==> flow/design.v <==
module datapath (
    part,
    clock,
    value,
    positive,
    reset,
    counter,
    result
);
    input part;
    input clock;
    input [15:0] value;
    input positive;
    input reset;
    output [15:0] counter;
    output [15:0] result;
    wire [15:0] _65 = 16'b0000000000000000;
    wire [15:0] _64 = 16'b0000000000000000;
    wire _102;
    wire _100;
    wire _101;
    wire _103;
    wire [15:0] _104;
    wire _96;
    wire _92;
    wire _93;
    wire _90;
    wire _91;
    wire _94;
    wire _95;
    wire _97;
    wire [15:0] _98;
    wire _86;
    wire _84;
    wire _81;
    wire _82;
    wire _79;
    wire _80;
    wire _83;
    wire _85;
    wire _87;
    wire [15:0] _88;
    wire [41:0] _73 = 42'b000000000000000000000010100011110101110001;
    wire [25:0] _71 = 26'b00000000000000000000000000;
    wire [41:0] _72;
    wire [83:0] _74;
    wire [57:0] _75;
    wire [25:0] _70 = 26'b00000000000000000000000000;
    wire [83:0] _76;
    wire [15:0] _77;
    wire [15:0] _78;
    wire [15:0] _89;
    wire [15:0] _99;
    wire [15:0] _105;
    wire [15:0] _67 = 16'b0000000000000001;
    wire [15:0] _68;
    wire [15:0] _62 = 16'b0000000000000000;
    wire [15:0] _58 = 16'b0000000001100100;
    wire [41:0] _53 = 42'b000000000000000000000010100011110101110001;
    wire [25:0] _51 = 26'b00000000000000000000000000;
    wire [41:0] _52;
    wire [83:0] _54;
    wire [57:0] _55;
    wire [25:0] _50 = 26'b00000000000000000000000000;
    wire [83:0] _56;
    wire [15:0] _57;
    wire [31:0] _59;
    wire [15:0] _60;
    wire [15:0] _48 = 16'b0000000000110010;
    wire [15:0] _44 = 16'b0000000001100100;
    wire [41:0] _39 = 42'b000000000000000000000010100011110101110001;
    wire [25:0] _37 = 26'b00000000000000000000000000;
    wire [41:0] _38;
    wire [83:0] _40;
    wire [57:0] _41;
    wire [25:0] _36 = 26'b00000000000000000000000000;
    wire [83:0] _42;
    wire [15:0] _43;
    wire [31:0] _45;
    wire [15:0] _46;
    wire [15:0] _34;
    wire [15:0] _29 = 16'b0000000001100100;
    wire [41:0] _24 = 42'b000000000000000000000010100011110101110001;
    wire [25:0] _22 = 26'b00000000000000000000000000;
    wire [41:0] _23;
    wire [83:0] _25;
    wire [57:0] _26;
    wire [25:0] _21 = 26'b00000000000000000000000000;
    wire [83:0] _27;
    wire [15:0] _28;
    wire [31:0] _30;
    wire [15:0] _31;
    wire [15:0] _32;
    wire [15:0] _19 = 16'b0000000001100100;
    wire [15:0] _20;
    wire [15:0] _33;
    wire [15:0] _35;
    wire [15:0] _47;
    wire [15:0] _49;
    wire [15:0] _61;
    wire _63;
    wire [15:0] _69;
    wire _2;
    wire [15:0] _106;
    wire [15:0] _107;
    wire [15:0] _3;
    reg [15:0] _66;
    wire vdd = 1'b1;
    wire [15:0] _16 = 16'b0000000000000000;
    wire [15:0] _15 = 16'b0000000000000000;
    wire _6;
    wire [15:0] _137 = 16'b0000000000110010;
    wire [15:0] _133 = 16'b0000000001100100;
    wire [41:0] _128 = 42'b000000000000000000000010100011110101110001;
    wire [25:0] _126 = 26'b00000000000000000000000000;
    wire [41:0] _127;
    wire [83:0] _129;
    wire [57:0] _130;
    wire [25:0] _125 = 26'b00000000000000000000000000;
    wire [83:0] _131;
    wire [15:0] _132;
    wire [31:0] _134;
    wire [15:0] _135;
    wire [15:0] _123;
    wire [15:0] _118 = 16'b0000000001100100;
    wire [41:0] _113 = 42'b000000000000000000000010100011110101110001;
    wire [25:0] _111 = 26'b00000000000000000000000000;
    wire [41:0] _112;
    wire [83:0] _114;
    wire [57:0] _115;
    wire [25:0] _110 = 26'b00000000000000000000000000;
    wire [83:0] _116;
    wire [15:0] _117;
    wire [31:0] _119;
    wire [15:0] _120;
    wire [15:0] _8;
    wire [15:0] _121;
    wire [15:0] _108 = 16'b0000000001100100;
    wire [15:0] _109;
    wire [15:0] _122;
    wire _10;
    wire [15:0] _124;
    wire [15:0] _136;
    wire _12;
    wire [15:0] _138;
    wire [15:0] _13;
    reg [15:0] _18;
    assign _102 = _49 == _62;
    assign _100 = _18 == _62;
    assign _101 = ~ _100;
    assign _103 = _101 & _102;
    assign _104 = _103 ? _67 : _62;
    assign _96 = _49 < _18;
    assign _92 = _49 == _62;
    assign _93 = ~ _92;
    assign _90 = _18 == _62;
    assign _91 = ~ _90;
    assign _94 = _91 & _93;
    assign _95 = _94 & _10;
    assign _97 = _95 & _96;
    assign _98 = _97 ? _67 : _62;
    assign _86 = _18 < _49;
    assign _84 = ~ _10;
    assign _81 = _49 == _62;
    assign _82 = ~ _81;
    assign _79 = _18 == _62;
    assign _80 = ~ _79;
    assign _83 = _80 & _82;
    assign _85 = _83 & _84;
    assign _87 = _85 & _86;
    assign _88 = _87 ? _67 : _62;
    assign _72 = { _71, _8 };
    assign _74 = _72 * _73;
    assign _75 = _74[83:26];
    assign _76 = { _70, _75 };
    assign _77 = _76[15:0];
    assign _78 = _66 + _77;
    assign _89 = _78 + _88;
    assign _99 = _89 + _98;
    assign _105 = _99 + _104;
    assign _68 = _66 + _67;
    assign _52 = { _51, _49 };
    assign _54 = _52 * _53;
    assign _55 = _54[83:26];
    assign _56 = { _50, _55 };
    assign _57 = _56[15:0];
    assign _59 = _57 * _58;
    assign _60 = _59[15:0];
    assign _38 = { _37, _35 };
    assign _40 = _38 * _39;
    assign _41 = _40[83:26];
    assign _42 = { _36, _41 };
    assign _43 = _42[15:0];
    assign _45 = _43 * _44;
    assign _46 = _45[15:0];
    assign _34 = _18 + _32;
    assign _23 = { _22, _8 };
    assign _25 = _23 * _24;
    assign _26 = _25[83:26];
    assign _27 = { _21, _26 };
    assign _28 = _27[15:0];
    assign _30 = _28 * _29;
    assign _31 = _30[15:0];
    assign _32 = _8 - _31;
    assign _20 = _18 + _19;
    assign _33 = _20 - _32;
    assign _35 = _10 ? _34 : _33;
    assign _47 = _35 - _46;
    assign _49 = _12 ? _48 : _47;
    assign _61 = _49 - _60;
    assign _63 = _61 == _62;
    assign _69 = _63 ? _68 : _66;
    assign _2 = part;
    assign _106 = _2 ? _105 : _69;
    assign _107 = _12 ? _62 : _106;
    assign _3 = _107;
    always @(posedge _6) begin
        _66 <= _3;
    end
    assign _6 = clock;
    assign _127 = { _126, _124 };
    assign _129 = _127 * _128;
    assign _130 = _129[83:26];
    assign _131 = { _125, _130 };
    assign _132 = _131[15:0];
    assign _134 = _132 * _133;
    assign _135 = _134[15:0];
    assign _123 = _18 + _121;
    assign _112 = { _111, _8 };
    assign _114 = _112 * _113;
    assign _115 = _114[83:26];
    assign _116 = { _110, _115 };
    assign _117 = _116[15:0];
    assign _119 = _117 * _118;
    assign _120 = _119[15:0];
    assign _8 = value;
    assign _121 = _8 - _120;
    assign _109 = _18 + _108;
    assign _122 = _109 - _121;
    assign _10 = positive;
    assign _124 = _10 ? _123 : _122;
    assign _136 = _124 - _135;
    assign _12 = reset;
    assign _138 = _12 ? _137 : _136;
    assign _13 = _138;
    always @(posedge _6) begin
        _18 <= _13;
    end
    assign counter = _18;
    assign result = _66;
endmodule
### From RTL to reports: datapath

Tool output for the design above, in the order of the flow.
Lines are those of the file above, counted from 1.
Operators: Yosys type, input widths -> output width; for muxes data width and select width s.
Cell names lack the library's common part.
Not given: n/a

* top: datapath
* clock input: clock
* library: sky130hd
* corner: tt_025C_1v80

### Word-level counts

Source: Yosys, flattened and elaborated, memories not mapped. Widths are those after wreduce. Registers that Yosys merges into a memory's read port (data or address) are not register bits. Print and check cells do not count. Equal cells are merged and count once.

* reduce/logical cells: 4
* bitwise logic cells: 9
* magnitude comparators: 2
* muxes and demuxes: 7
* $add $sub $neg: 11
* $mul: 6

Operators by type and width (number)
* $mul 16x20->36 const B: 3
* $mul 10x5->14 const B: 3
* $sub 16x16->16: 4
* $mux 16: 4
* $add 16x1->16: 3
* $logic_not 16->1: 3
* $add 16x16->16: 2
* $lt 16x16->1: 2
* $add 16x1->16 const B: 1
* $add 16x7->16 const B: 1
* $and 1x1->1: 6
* $not 1->1: 3
* $mux 1: 3
* $reduce_bool 2->1: 1

* output and inout port bits: 32
* bits in registers: 32
* input bits: 20
* elaborated cells: 41

### Logic depth

Depth = most cells in a row (Yosys ltp): at word level without a register or memory, in the mapped netlist without a sequential cell, where the memories' decode and read muxes count.

* depth in word-level cells: 19
* ABC_AREA: 1
* gate-level depth with buffers: 156
* gate-level depth less buffers: 155

### Netlist

The flow's flattened synthesis, as Yosys stat reports it; memories are mapped. The netlist is that of the ABC_AREA named above (0 if unset); the other value can give another one.

Cell types
* ha_1: number 631, total area 7.9E+03 um2
* fa_1: number 318, total area 6.37E+03 um2
* inv_1: number 745, total area 2.8E+03 um2
* nand2_1: number 333, total area 1.25E+03 um2
* a21oi_1: number 151, total area 755.725 um2
* dfxtp_1: number 32, total area 640.614 um2
* nor2_1: number 167, total area 626.851 um2
* xor2_1: number 68, total area 595.571 um2
* o21ai_0: number 83, total area 415.398 um2
* nand3_1: number 63, total area 315.302 um2
* xnor2_1: number 32, total area 280.269 um2
* nand3_2: number 18, total area 180.173 um2
* nor3_1: number 29, total area 145.139 um2
* nand2_2: number 23, total area 143.888 um2
* nand4_1: number 23, total area 143.888 um2
* o21bai_1: number 19, total area 142.637 um2
* a31oi_1: number 16, total area 100.096 um2
* a21o_1: number 13, total area 97.594 um2

Other cell types: 41; their cells: 125.

* standard cells after synthesis: 2889
* mapped flip-flops: 32
* sequential area: 640.6 um2
* chip area (Yosys): 23874.1 um2
* buffer cells: 14

### Path before layout

OpenSTA on the mapped netlist: ideal clock, no wires. The path of least setup slack (recovery checks aside). Input and output delay are each 20% of the period. Register names are those of the netlist, which keeps one name where synthesis merged equal registers.

* path kind: in2reg
* from: input value[1]
* to: register _66[2]
* delay of the path: 26016 ps
* stages: 137
* external input delay: 8400 ps
* data required time: 41887 ps
* slack: 7584 ps
* period: 42000 ps
* time at the first pin: 8400 ps
* path buffers: 1
* setup time: 113 ps
* data arrival time: 34303 ps
* synthesis period reached: 34416 ps

"delay of the path" is the arrival time less input delay plus setup time.
"stages" counts driving pins, that of a launching flip-flop among them; a cell with two outputs on the path counts twice.
"synthesis period reached" is the clock period less the worst setup slack; recovery checks do not enter. This is arithmetic on one report: input and output delays are still those of the set period (20% each).
Between the ends stands the longest chain of elaborated cells between them, by number of cells; it is not shown to be the way that was timed. Of several equally long chains one is given.
A line is the first line of the expression or statement that the cell stems from. Yosys adds cells for indexed reads and writes and turns some case tables into memories.

* cells stage by stage: fa_1 inv_1 fa_1 inv_1 ha_1 fa_1 fa_1 inv_1 fa_1 inv_1 ha_1 a21o_1 o21ai_0 nand2_1 nand4_1 o211ai_1 nand3_1 o2111ai_1 [... 101 more ...] nor2_1 o21ai_0 nand2_1 xnor2_1 ha_1 inv_1 nor3_1 a2111oi_0 nand3b_1 nand2_1 nand2_1 nor2_2 nand3_4 nand2_8 buf_8 nand2_1 nand2_1 nor2_1
* cells in the longest elaborated chain: 19
* elaborated cells between the ends (all ways): 34
* those cells by class: add/sub (9); mul (6); compare (2); mux (7); logic (7); reduce/logical (3)

RTL lines, path after synthesis
* start, declared: RTL line 12 `input [15:0] value;`
* $mul 16x20->36: RTL line 198 `assign _25 = _23 * _24;`
* $mul 10x5->14: RTL line 202 `assign _30 = _28 * _29;`
* $sub 16x16->16: RTL line 204 `assign _32 = _8 - _31;`
* $sub 16x16->16: RTL line 206 `assign _33 = _20 - _32;`
* $mux 16: RTL line 207 `assign _35 = _10 ? _34 : _33;`
* $mul 16x20->36: RTL line 190 `assign _40 = _38 * _39;`
* $mul 10x5->14: RTL line 194 `assign _45 = _43 * _44;`
* [... 5 more ...]
* $and 1x1->1: RTL line 169 `assign _85 = _83 & _84;`
* $and 1x1->1: RTL line 170 `assign _87 = _85 & _86;`
* $mux 1: RTL line 171 `assign _88 = _87 ? _67 : _62;`
* $add 16x1->16: RTL line 178 `assign _89 = _78 + _88;`
* $add 16x1->16: RTL line 179 `assign _99 = _89 + _98;`
* $add 16x1->16: RTL line 180 `assign _105 = _99 + _104;`
* $mux 16: RTL line 214 `assign _106 = _2 ? _105 : _69;`
* end, assigned: RTL line 218 `_66 <= _3;`
* end, declared: RTL line 107 `reg [15:0] _66;`

Nets of the timed path that keep an RTL name, with a line that drives or declares them; the list need not be complete.

Nets with RTL names, path after synthesis
* _13[14]: RTL line 244 `assign _138 = _12 ? _137 : _136;`

### Path in the finished layout

Path of least setup slack in the final report of stored run 1 (OpenROAD, finished layout, wires in). Where an end is a register, its clock arrival counts in the times.
The report prints the path's times to 10 ps; the period is as set.

* path kind: in2reg
* from: input value[10]
* to: register _66[5]
* stages: 133
* time at the first pin: 8240 ps
* data arrival time: 36010 ps
* slack: 5420 ps
* data required time: 41430 ps
* path buffers: 6
* setup time: 60 ps
* external input delay: 8240 ps
* period: 41200 ps

Between the ends stands the longest chain of elaborated cells between them, by number of cells; it is not shown to be the way that was timed. Of several equally long chains one is given.

* cells stage by stage: buf_2 fa_2 fa_1 inv_1 fa_1 inv_1 fa_1 fa_1 fa_1 ha_1 nand2_1 nor2_1 inv_1 nor4_2 nand3_1 nand2_1 inv_1 o21ai_1 [... 97 more ...] nor2_2 buf_4 xor2_1 ha_1 a21oi_1 nor3_2 a2111oi_2 nand2_1 nand2_1 nand2_1 nand2_1 nor2_2 nand3_4 buf_12 nand2_8 nand2_2 nand2_2 nor2_2
* cells in the longest elaborated chain: 19
* elaborated cells between the ends (all ways): 34
* those cells by class: add/sub (9); mul (6); compare (2); mux (7); logic (7); reduce/logical (3)

RTL lines, path post-layout
* start, declared: RTL line 12 `input [15:0] value;`
* $mul 16x20->36: RTL line 198 `assign _25 = _23 * _24;`
* $mul 10x5->14: RTL line 202 `assign _30 = _28 * _29;`
* $sub 16x16->16: RTL line 204 `assign _32 = _8 - _31;`
* $sub 16x16->16: RTL line 206 `assign _33 = _20 - _32;`
* $mux 16: RTL line 207 `assign _35 = _10 ? _34 : _33;`
* $mul 16x20->36: RTL line 190 `assign _40 = _38 * _39;`
* $mul 10x5->14: RTL line 194 `assign _45 = _43 * _44;`
* [... 5 more ...]
* $and 1x1->1: RTL line 169 `assign _85 = _83 & _84;`
* $and 1x1->1: RTL line 170 `assign _87 = _85 & _86;`
* $mux 1: RTL line 171 `assign _88 = _87 ? _67 : _62;`
* $add 16x1->16: RTL line 178 `assign _89 = _78 + _88;`
* $add 16x1->16: RTL line 179 `assign _99 = _89 + _98;`
* $add 16x1->16: RTL line 180 `assign _105 = _99 + _104;`
* $mux 16: RTL line 214 `assign _106 = _2 ? _105 : _69;`
* end, assigned: RTL line 218 `_66 <= _3;`
* end, declared: RTL line 107 `reg [15:0] _66;`

Nets of the timed path that keep an RTL name, with a line that drives or declares them; the list need not be complete.

Nets with RTL names, path post-layout
* _13[15]: RTL line 244 `assign _138 = _12 ? _137 : _136;`

Subject: flow runs of datapath

Hi,

Measured data: module datapath, platform sky130hd, 2 stored runs of the flow under differing settings, order arbitrary. Input and output delays are each 20% of the period that was set; the output load is 0.01 pF.
"period achieved" means the clock period less the worst setup slack. The figure is calculated, with input and output delays left at 20% of the set period.
"time of the worst setup path" = time allowed to the worst setup path (clock period - input delay - output delay, where it has them) - its slack; a late launch clock adds to it, a late capture clock takes from it.
"time of the worst setup path" is given in steps of 10 ps.

### Stored run 1

==> flow/run.sh <==
#!/bin/bash
# the make line also repeats the synthesis and layout settings of config.mk as NAME=value (left out here)
make -C /OpenROAD-flow-scripts/flow DESIGN_CONFIG=/design/flow/config.mk WORK_HOME=/design/flow/orfs CLKGATE_MAP_FILE= finish
==> flow/config.mk <==
export PLATFORM = sky130hd
export DESIGN_NAME = datapath
export DESIGN_NICKNAME = datapath
export VERILOG_FILES = /design/flow/design.v
export SDC_FILE = /design/flow/constraint.sdc
export NUM_CORES = 4
export LEC_CHECK = 0
export ABC_AREA = 1
export CAP_MARGIN = 20
export CELL_PAD_IN_SITES_DETAIL_PLACEMENT = 1
export CORE_ASPECT_RATIO = 1.26
export CORE_MARGIN = 7
export CORE_UTILIZATION = 29
export CTS_CLUSTER_DIAMETER = 55
export HOLD_SLACK_MARGIN = 0.3
export MAX_ROUTING_LAYER = met4
export SETUP_SLACK_MARGIN = 5.0
export SLEW_MARGIN = 30
export TNS_END_PERCENT = 95
==> flow/constraint.sdc <==
create_clock -name core_clock -period 41.2 [get_ports {clock}]
set_input_delay 8.2400 -clock core_clock [delete_from_list [all_inputs] [get_ports {clock}]]
set_output_delay 8.2400 -clock core_clock [all_outputs]
set_load 0.01 [all_outputs]

Results of stored run 1:
- Setup slack of the critical path: 5416 ps
- Period achieved: 35784 ps
- Worst-case hold slack: 546 ps
- Chip area in the Yosys report: 23874.1 um2
- Time of the worst setup path: 27540 ps
- Type of the worst setup path: in2reg
- Standard-cell area of the final layout: 27481.4 um2
- Die outline area: 90607.8 um2
- Total negative slack: 0 ps
- Utilization in the final report: 0.339

### Stored run 2

==> flow/run.sh <==
#!/bin/bash
# the make line also repeats the synthesis and layout settings of config.mk as NAME=value (left out here)
make -C /OpenROAD-flow-scripts/flow DESIGN_CONFIG=/design/flow/config.mk WORK_HOME=/design/flow/orfs CLKGATE_MAP_FILE= finish
==> flow/config.mk <==
export PLATFORM = sky130hd
export DESIGN_NAME = datapath
export DESIGN_NICKNAME = datapath
export VERILOG_FILES = /design/flow/design.v
export SDC_FILE = /design/flow/constraint.sdc
export NUM_CORES = 4
export LEC_CHECK = 0
export ABC_AREA = 1
export CAP_MARGIN = 20
export CELL_PAD_IN_SITES_DETAIL_PLACEMENT = 1
export CORE_ASPECT_RATIO = 1.26
export CORE_MARGIN = 7
export CORE_UTILIZATION = 29
export CTS_CLUSTER_DIAMETER = 55
export MAX_ROUTING_LAYER = met4
export SETUP_SLACK_MARGIN = 5.0
export SLEW_MARGIN = 20
==> flow/constraint.sdc <==
create_clock -name core_clock -period 41.2 [get_ports {clock}]
set_input_delay 8.2400 -clock core_clock [delete_from_list [all_inputs] [get_ports {clock}]]
set_output_delay 8.2400 -clock core_clock [all_outputs]
set_load 0.01 [all_outputs]

Results of stored run 2:
- Setup slack of the critical path: 5416 ps
- Period achieved: 35784 ps
- Worst-case hold slack: 546 ps
- Chip area in the Yosys report: 23874.1 um2
- Time of the worst setup path: 27540 ps
- Type of the worst setup path: in2reg
- Standard-cell area of the final layout: 27481.4 um2
- Die outline area: 90607.8 um2
- Total negative slack: 0 ps
- Utilization in the final report: 0.339

Regards
